==> flow/design.v <==
package params_pkg;
  parameter int COEFF_WIDTH    = 16;  
  parameter int DATA_WIDTH     = 12;  
  parameter int OUTPUT_WIDTH   = 16;  
  parameter int PIPELINE_DEPTH = 5;   
  parameter int NUM_TAPS       = 16;  
  parameter int INPUT_FRAC     = 11;  
  parameter int COEFF_FRAC     = 14;  
  parameter int OUTPUT_FRAC    = 14;  
  parameter int ACC_WIDTH      = 32;  
  localparam int PROD_WIDTH = DATA_WIDTH + COEFF_WIDTH;  
  localparam int SHIFT_RIGHT = (INPUT_FRAC + COEFF_FRAC) - OUTPUT_FRAC;  
  typedef logic signed [DATA_WIDTH-1:0]    in_t;
  typedef logic signed [COEFF_WIDTH-1:0]  coeff_t;
  typedef logic signed [PROD_WIDTH-1:0]   prod_t;
  typedef logic signed [ACC_WIDTH-1:0]    acc_t;
  typedef logic signed [OUTPUT_WIDTH-1:0] out_t;
  localparam logic [NUM_TAPS*COEFF_WIDTH-1:0] COEFF_ROM = {
    -16'sd28,
    -16'sd1014,
    -16'sd1589,
    -16'sd1638,
    -16'sd1153,
    -16'sd261,
    16'sd790,
    16'sd1710,
    16'sd2177,
    16'sd2110,
    16'sd1594,
    16'sd845,
    16'sd184,
    -16'sd179,
    -16'sd226,
    -16'sd116
  };
endpackage
import params_pkg::*;
module algorithm_core (
  input  logic                 clk,
  input  logic                 rst_n,
  input  logic                 s_valid,
  output logic                 s_ready,
  input  params_pkg::in_t      s_data,
  output logic                 m_valid,
  input  logic                 m_ready,
  output params_pkg::out_t     m_data
);
  assign s_ready = 1'b1;
  logic signed [DATA_WIDTH-1:0] samples [0:NUM_TAPS-1];
  logic valid_pipe [0:PIPELINE_DEPTH];
  logic signed [PROD_WIDTH-1:0] prods_comb [0:NUM_TAPS-1];
  params_pkg::acc_t prod_ext_comb [0:NUM_TAPS-1];
  params_pkg::acc_t stage_prod_reg   [0:NUM_TAPS-1];  
  params_pkg::acc_t stage_sum8_reg   [0:8-1];        
  params_pkg::acc_t stage_sum4_reg   [0:4-1];        
  params_pkg::acc_t stage_sum2_reg   [0:2-1];        
  params_pkg::acc_t stage_final_reg;                 
  genvar i;
  generate
    for (i = 0; i < NUM_TAPS; i++) begin : PROD_COMB
      always_comb begin
        prods_comb[i] = $signed(samples[i]) * $signed(COEFF_ROM[i*COEFF_WIDTH +: COEFF_WIDTH]);
        prod_ext_comb[i] = $signed({{(ACC_WIDTH-PROD_WIDTH){prods_comb[i][PROD_WIDTH-1]}}, prods_comb[i]});
      end
    end
  endgenerate
  integer idx;
  always_ff @(posedge clk or negedge rst_n) begin
    if (!rst_n) begin
      for (idx = 0; idx < NUM_TAPS; idx = idx + 1) begin
        samples[idx] <= '0;
      end
      for (idx = 0; idx <= PIPELINE_DEPTH; idx = idx + 1) begin
        valid_pipe[idx] <= 1'b0;
      end
      for (idx = 0; idx < NUM_TAPS; idx = idx + 1) begin
        stage_prod_reg[idx] <= '0;
      end
      for (idx = 0; idx < 8; idx = idx + 1) begin
        stage_sum8_reg[idx] <= '0;
      end
      for (idx = 0; idx < 4; idx = idx + 1) begin
        stage_sum4_reg[idx] <= '0;
      end
      for (idx = 0; idx < 2; idx = idx + 1) begin
        stage_sum2_reg[idx] <= '0;
      end
      stage_final_reg <= '0;
    end else begin
      if (s_valid && s_ready) begin
        for (idx = NUM_TAPS-1; idx >= 1; idx = idx - 1) begin
          samples[idx] <= samples[idx-1];
        end
        samples[0] <= s_data;
      end
      valid_pipe[0] <= s_valid & s_ready;
      for (idx = 0; idx < PIPELINE_DEPTH; idx = idx + 1) begin
        valid_pipe[idx+1] <= valid_pipe[idx];
      end
      for (idx = 0; idx < NUM_TAPS; idx = idx + 1) begin
        stage_prod_reg[idx] <= prod_ext_comb[idx];
      end
      for (idx = 0; idx < 8; idx = idx + 1) begin
        stage_sum8_reg[idx] <= stage_prod_reg[2*idx] + stage_prod_reg[2*idx + 1];
      end
      for (idx = 0; idx < 4; idx = idx + 1) begin
        stage_sum4_reg[idx] <= stage_sum8_reg[2*idx] + stage_sum8_reg[2*idx + 1];
      end
      for (idx = 0; idx < 2; idx = idx + 1) begin
        stage_sum2_reg[idx] <= stage_sum4_reg[2*idx] + stage_sum4_reg[2*idx + 1];
      end
      stage_final_reg <= stage_sum2_reg[0] + stage_sum2_reg[1];
    end
  end
  logic signed [ACC_WIDTH-1:0] shifted_acc;
  always_comb begin
    if (SHIFT_RIGHT >= 0)
      shifted_acc = $signed(stage_final_reg) >>> SHIFT_RIGHT;
    else
      shifted_acc = $signed(stage_final_reg) <<< (-SHIFT_RIGHT);
  end
  assign m_data  = params_pkg::out_t'(shifted_acc[OUTPUT_WIDTH-1:0]);
  assign m_valid = valid_pipe[PIPELINE_DEPTH];
endmodule
import params_pkg::*;
module algorithm_top (
  input  logic                 clk,
  input  logic                 rst_n,
  input  logic                 s_valid,
  output logic                 s_ready,
  input  params_pkg::in_t      s_data,
  output logic                 m_valid,
  input  logic                 m_ready,
  output params_pkg::out_t     m_data
);
  algorithm_core u_core (
    .clk      (clk),
    .rst_n    (rst_n),
    .s_valid  (s_valid),
    .s_ready  (s_ready),
    .s_data   (s_data),
    .m_valid  (m_valid),
    .m_ready  (m_ready),
    .m_data   (m_data)
  );
endmodule
# Tool chain data of algorithm_top
# The steps from the RTL of algorithm_top to its reports follow in flow order.
# Line numbers count from 1 in the design file above.
# A cell with - has no value.
dict set report setup {
  design {algorithm_top}
  clock {clk}
  lib {sky130hd}
  lib_corner {tt_025C_1v80}
}

# Elaborated design
# Counts by Yosys on the flattened word-level netlist (proc, flatten, opt, wreduce). Print and check cells are left out. Cells with the same type and inputs are merged into one.
dict set report bits {
  register_bits 929
  latchBits 0
  ram_bits 0
  rom_bits 0
  clocked_rd_ports_x_width 0
  n_memories 0
  inputBits 16
  out_inout_bits 18
  elab_cells 84
}
dict set report op_classes {
  addsub 15
  multipliers 16
  n_div 0
  cmp 0
  n_eq 0
  shifts 0
  muxes 0
  bitwise 0
  n_reduce_logical 0
}
# cell count
set ops {}
lappend ops {{12-bit by 11-bit multiplier with 23-bit output with constant B} 4}
lappend ops {{12-bit by 12-bit multiplier with 24-bit output with constant B} 3}
lappend ops {{12-bit by 10-bit multiplier with 22-bit output with constant B} 3}
lappend ops {{12-bit by 13-bit multiplier with 25-bit output with constant B} 1}
lappend ops {{12-bit by 6-bit multiplier with 18-bit output with constant B} 2}
lappend ops {{12-bit by 9-bit multiplier with 21-bit output with constant B} 1}
lappend ops {{12-bit by 8-bit multiplier with 20-bit output with constant B} 1}
lappend ops {{27-bit adder} 3}
lappend ops {{12-bit by 4-bit multiplier with 16-bit output with constant B} 1}
lappend ops {{25-bit by 25-bit adder with 26-bit output} 2}
lappend ops {{25-bit by 26-bit adder with 27-bit output} 1}
lappend ops {{25-bit by 24-bit adder with 26-bit output} 1}
lappend ops {{22-bit by 24-bit adder with 25-bit output} 1}
lappend ops {{23-bit by 24-bit adder with 25-bit output} 1}
lappend ops {{24-bit by 23-bit adder with 25-bit output} 1}
lappend ops {{24-bit by 24-bit adder with 25-bit output} 1}
lappend ops {{23-bit by 18-bit adder with 24-bit output} 1}
lappend ops {{22-bit by 22-bit adder with 23-bit output} 1}
lappend ops {{20-bit by 21-bit adder with 22-bit output} 1}
lappend ops {{21-bit by 21-bit adder with 22-bit output} 1}

# Logic depth
# Longest topological path by Yosys (ltp), each cell counted once; first at word level (registers and memories cut), then after technology mapping (sequential cells cut; the memories' decode and read muxes count).
dict set report logic_depth {
  depth_word 1
  abc_area 0
  ltp_mapped 21
  mapped_depth_nobuf 21
}

# Mapped cells and area
# The flow's flattened synthesis, as Yosys stat reports it; memories are mapped. The netlist is that of the ABC_AREA named above (0 if unset); the other value can give another one.
# The area totals of this step are shown rounded.
# cell_type count type_area_um2
set by_type {}
lappend by_type {sky130_fd_sc_hd__dfrtp_1 909 2.27E+04}
lappend by_type {sky130_fd_sc_hd__ha_1 1374 1.72E+04}
lappend by_type {sky130_fd_sc_hd__fa_1 569 1.14E+04}
lappend by_type {sky130_fd_sc_hd__inv_1 1372 5.15E+03}
lappend by_type {sky130_fd_sc_hd__xnor2_1 434 3.8E+03}
lappend by_type {sky130_fd_sc_hd__a21oi_1 392 1.96E+03}
lappend by_type {sky130_fd_sc_hd__o21ai_0 318 1.59E+03}
lappend by_type {sky130_fd_sc_hd__a21o_1 191 1.43E+03}
lappend by_type {sky130_fd_sc_hd__xor2_1 152 1.33E+03}
lappend by_type {sky130_fd_sc_hd__nand2_1 347 1.3E+03}
lappend by_type {sky130_fd_sc_hd__nor2_1 294 1.1E+03}
lappend by_type {sky130_fd_sc_hd__mux2_2 69 776.995}
lappend by_type {sky130_fd_sc_hd__o21bai_1 80 600.576}
lappend by_type {sky130_fd_sc_hd__nor2b_1 81 506.736}
lappend by_type {sky130_fd_sc_hd__nand3_1 99 495.475}
lappend by_type {sky130_fd_sc_hd__nor3_1 96 480.461}
lappend by_type {sky130_fd_sc_hd__o21a_1 51 382.867}
lappend by_type {sky130_fd_sc_hd__nand2b_1 59 369.104}
# Other cell types: 72; their cells: 621.
dict set report mapped {
  stdcells 7508
  mapped_area_mm2 0.0771
  seq_area_mm2 0.0227
  ff_cells 909
  buf_cells 68
}
# The figures by module come from a second, unflattened synthesis with its own total; it is not the netlist above.
dict set report hier_totals {
  hier_cells 7374
  area_unflattened_mm2 0.0764
}
# Rows give one instance, submodules left out.
# module n_inst n_cells mod_area_mm2 mod_seq_area_mm2
set modules {}
lappend modules {algorithm_core 1 7374 0.0764 0.0227}
lappend modules {algorithm_top 1 0 0 0}

# Worst setup path after synthesis
# OpenSTA on the mapped netlist: ideal clock, no wires. The path of least setup slack (recovery checks aside). Input and output delay are each 20% of the period. Register names are those of the netlist, which keeps one name where synthesis merged equal registers.
dict set report synth_timing {
  path_type {reg2reg}
  from {register u_core.samples[10][11]}
  to {register u_core.stage_prod_reg[10][21]}
  tclk_ns 6.0
  setup_time_ns 0.064
  t_first_pin_ns 0.000
  t_arrival_ns 5.123
  required_ns 5.936
  setup_slack_ns 0.813
  path_delay_ns 5.187
  stages 17
  path_buffers 1
  synth_period_reached_ns 5.187
}
# "path_delay_ns" is the arrival time less input delay plus setup time.
# "stages" counts driving pins, that of a launching flip-flop among them; a cell with two outputs on the path counts twice.
# "synth_period_reached_ns" = period - worst setup slack (recovery checks aside). The figure is calculated, with input and output delays left at 20% of the set period.
# Between the ends stands the longest chain of elaborated cells between them, by number of cells; it is not shown to be the way that was timed. Of several equally long chains one is given.
# A line is the first line of the expression or statement that the cell stems from. Yosys adds cells for indexed reads and writes and turns some case tables into memories.
dict set report synth_via {
  cell_sequence {sky130_fd_sc_hd__dfrtp_1 > sky130_fd_sc_hd__clkbuf_1 > sky130_fd_sc_hd__inv_1 > sky130_fd_sc_hd__fa_1 > sky130_fd_sc_hd__inv_1 > sky130_fd_sc_hd__fa_1 > sky130_fd_sc_hd__fa_1 > sky130_fd_sc_hd__fa_1 > sky130_fd_sc_hd__inv_1 > sky130_fd_sc_hd__fa_1 > sky130_fd_sc_hd__inv_1 > sky130_fd_sc_hd__ha_1 > sky130_fd_sc_hd__and4_1 > sky130_fd_sc_hd__a221o_1 > sky130_fd_sc_hd__o41a_1 > sky130_fd_sc_hd__nor4b_1 > sky130_fd_sc_hd__a211o_1}
  elab_chain_cells 1
  cells_between 1
  cone_lines 1
  classes_between {1 x mul}
}
# element line
set synth_rtl {}
lappend synth_rtl {{start, declared} 49} ;# logic signed [DATA_WIDTH-1:0] samples [0:NUM_TAPS-1];
lappend synth_rtl {{start, assigned} 71} ;# samples[idx] <= '0;
lappend synth_rtl {{start, assigned} 92} ;# samples[idx] <= samples[idx-1];
lappend synth_rtl {{12-bit by 10-bit multiplier with 22-bit output} 62} ;# prods_comb[i] = $signed(samples[i]) * $signed(COEFF_ROM[i*COEFF_WIDTH +: COEFF_WIDTH]);
lappend synth_rtl {{end, assigned} 77} ;# stage_prod_reg[idx] <= '0;
lappend synth_rtl {{end, assigned} 101} ;# stage_prod_reg[idx] <= prod_ext_comb[idx];
lappend synth_rtl {{end, declared} 53} ;# params_pkg::acc_t stage_prod_reg   [0:NUM_TAPS-1];

# Timing after layout
# Path of least setup slack in the final report of flow run A (OpenROAD, finished layout, wires in). Where an end is a register, its clock arrival counts in the times.
dict set report layout_timing {
  path_type {reg2reg}
  from {register u_core.samples[10][8]}
  to {register u_core.stage_prod_reg[10][21]}
  tclk_ns 5.56
  setup_time_ns 0.06
  t_first_pin_ns 0.74
  t_arrival_ns 5.95
  required_ns 6.24
  setup_slack_ns 0.29
  stages 19
  path_buffers 0
}
# Between the ends stands the longest chain of elaborated cells between them, by number of cells; it is not shown to be the way that was timed. Of several equally long chains one is given.
dict set report layout_via {
  cell_sequence {sky130_fd_sc_hd__dfrtp_1 > sky130_fd_sc_hd__inv_1 > sky130_fd_sc_hd__fa_1 > sky130_fd_sc_hd__inv_1 > sky130_fd_sc_hd__fa_1 > sky130_fd_sc_hd__fa_1 > sky130_fd_sc_hd__fa_1 > sky130_fd_sc_hd__inv_1 > sky130_fd_sc_hd__fa_1 > sky130_fd_sc_hd__inv_1 > sky130_fd_sc_hd__ha_1 > sky130_fd_sc_hd__a21o_1 > sky130_fd_sc_hd__a21o_1 > sky130_fd_sc_hd__a21o_1 > sky130_fd_sc_hd__and3_1 > sky130_fd_sc_hd__a221o_1 > sky130_fd_sc_hd__o41a_1 > sky130_fd_sc_hd__nor4b_2 > sky130_fd_sc_hd__a211o_1}
  elab_chain_cells 1
  cells_between 1
  cone_lines 1
  classes_between {1 x mul}
}
# element line
set layout_rtl {}
lappend layout_rtl {{start, declared} 49} ;# logic signed [DATA_WIDTH-1:0] samples [0:NUM_TAPS-1];
lappend layout_rtl {{start, assigned} 71} ;# samples[idx] <= '0;
lappend layout_rtl {{start, assigned} 92} ;# samples[idx] <= samples[idx-1];
lappend layout_rtl {{12-bit by 10-bit multiplier with 22-bit output} 62} ;# prods_comb[i] = $signed(samples[i]) * $signed(COEFF_ROM[i*COEFF_WIDTH +: COEFF_WIDTH]);
lappend layout_rtl {{end, assigned} 77} ;# stage_prod_reg[idx] <= '0;
lappend layout_rtl {{end, assigned} 101} ;# stage_prod_reg[idx] <= prod_ext_comb[idx];
lappend layout_rtl {{end, declared} 53} ;# params_pkg::acc_t stage_prod_reg   [0:NUM_TAPS-1];

; Measured data: module algorithm_top, platform sky130hd, 3 stored runs of the flow under differing settings, order arbitrary. Input and output delays are each 20% of the period that was set; the output load is 0.01 pF.
; "achieved_period_ns" means the clock period less the worst setup slack. The figure is calculated, with input and output delays left at 20% of the set period.
; "worst_path_ns": the worst setup path's part of the clock period (all of it between registers, 20% less for each end at a port) less its slack. A launch clock that arrives late makes it longer, a capture clock that arrives late makes it shorter.
; The measured numbers are rounded.

[flow run A: settings]
CORE_UTILIZATION = 40
period_ns = 5.56
CAP_MARGIN = 20
CORE_MARGIN = 2
SLEW_MARGIN = 20
[flow run A: results]
synthesis_area_mm2 = 0.0771
design.die.area_mm2 = 0.196
final_util_frac = 0.439
ws_setup_ns = 0.292
achieved_period_ns = 5.268
worst_path_ns = 5.27
critical_path_type = reg2reg

[flow run B: settings]
ABC_AREA = 0
CAP_MARGIN = 15
CELL_PAD_IN_SITES_DETAIL_PLACEMENT = 2
CELL_PAD_IN_SITES_GLOBAL_PLACEMENT = 2
CORE_ASPECT_RATIO = 0.92
CORE_MARGIN = 3
CORE_UTILIZATION = 24
CTS_CLUSTER_DIAMETER = 202
GPL_ROUTABILITY_DRIVEN = 0
GPL_TIMING_DRIVEN = 0
HOLD_SLACK_MARGIN = 0.06
MIN_ROUTING_LAYER = met2
period_ns = 4.03
SLEW_MARGIN = 20
[flow run B: results]
synthesis_area_mm2 = 0.0771
design.die.area_mm2 = 0.328
final_util_frac = 0.301
ws_setup_ns = -1.18
achieved_period_ns = 5.208
worst_path_ns = 5.21
critical_path_type = reg2reg

[flow run C: settings]
ABC_AREA = 0
CAP_MARGIN = 35
CELL_PAD_IN_SITES_DETAIL_PLACEMENT = 2
CORE_ASPECT_RATIO = 0.92
CORE_MARGIN = 3
CORE_UTILIZATION = 24
CTS_CLUSTER_DIAMETER = 346
GPL_ROUTABILITY_DRIVEN = 0
GPL_TIMING_DRIVEN = 0
HOLD_SLACK_MARGIN = -0.09
MIN_ROUTING_LAYER = met2
period_ns = 4.03
SLEW_MARGIN = 20
[flow run C: results]
outcome = did not finish, routing stopped with GRT-0232
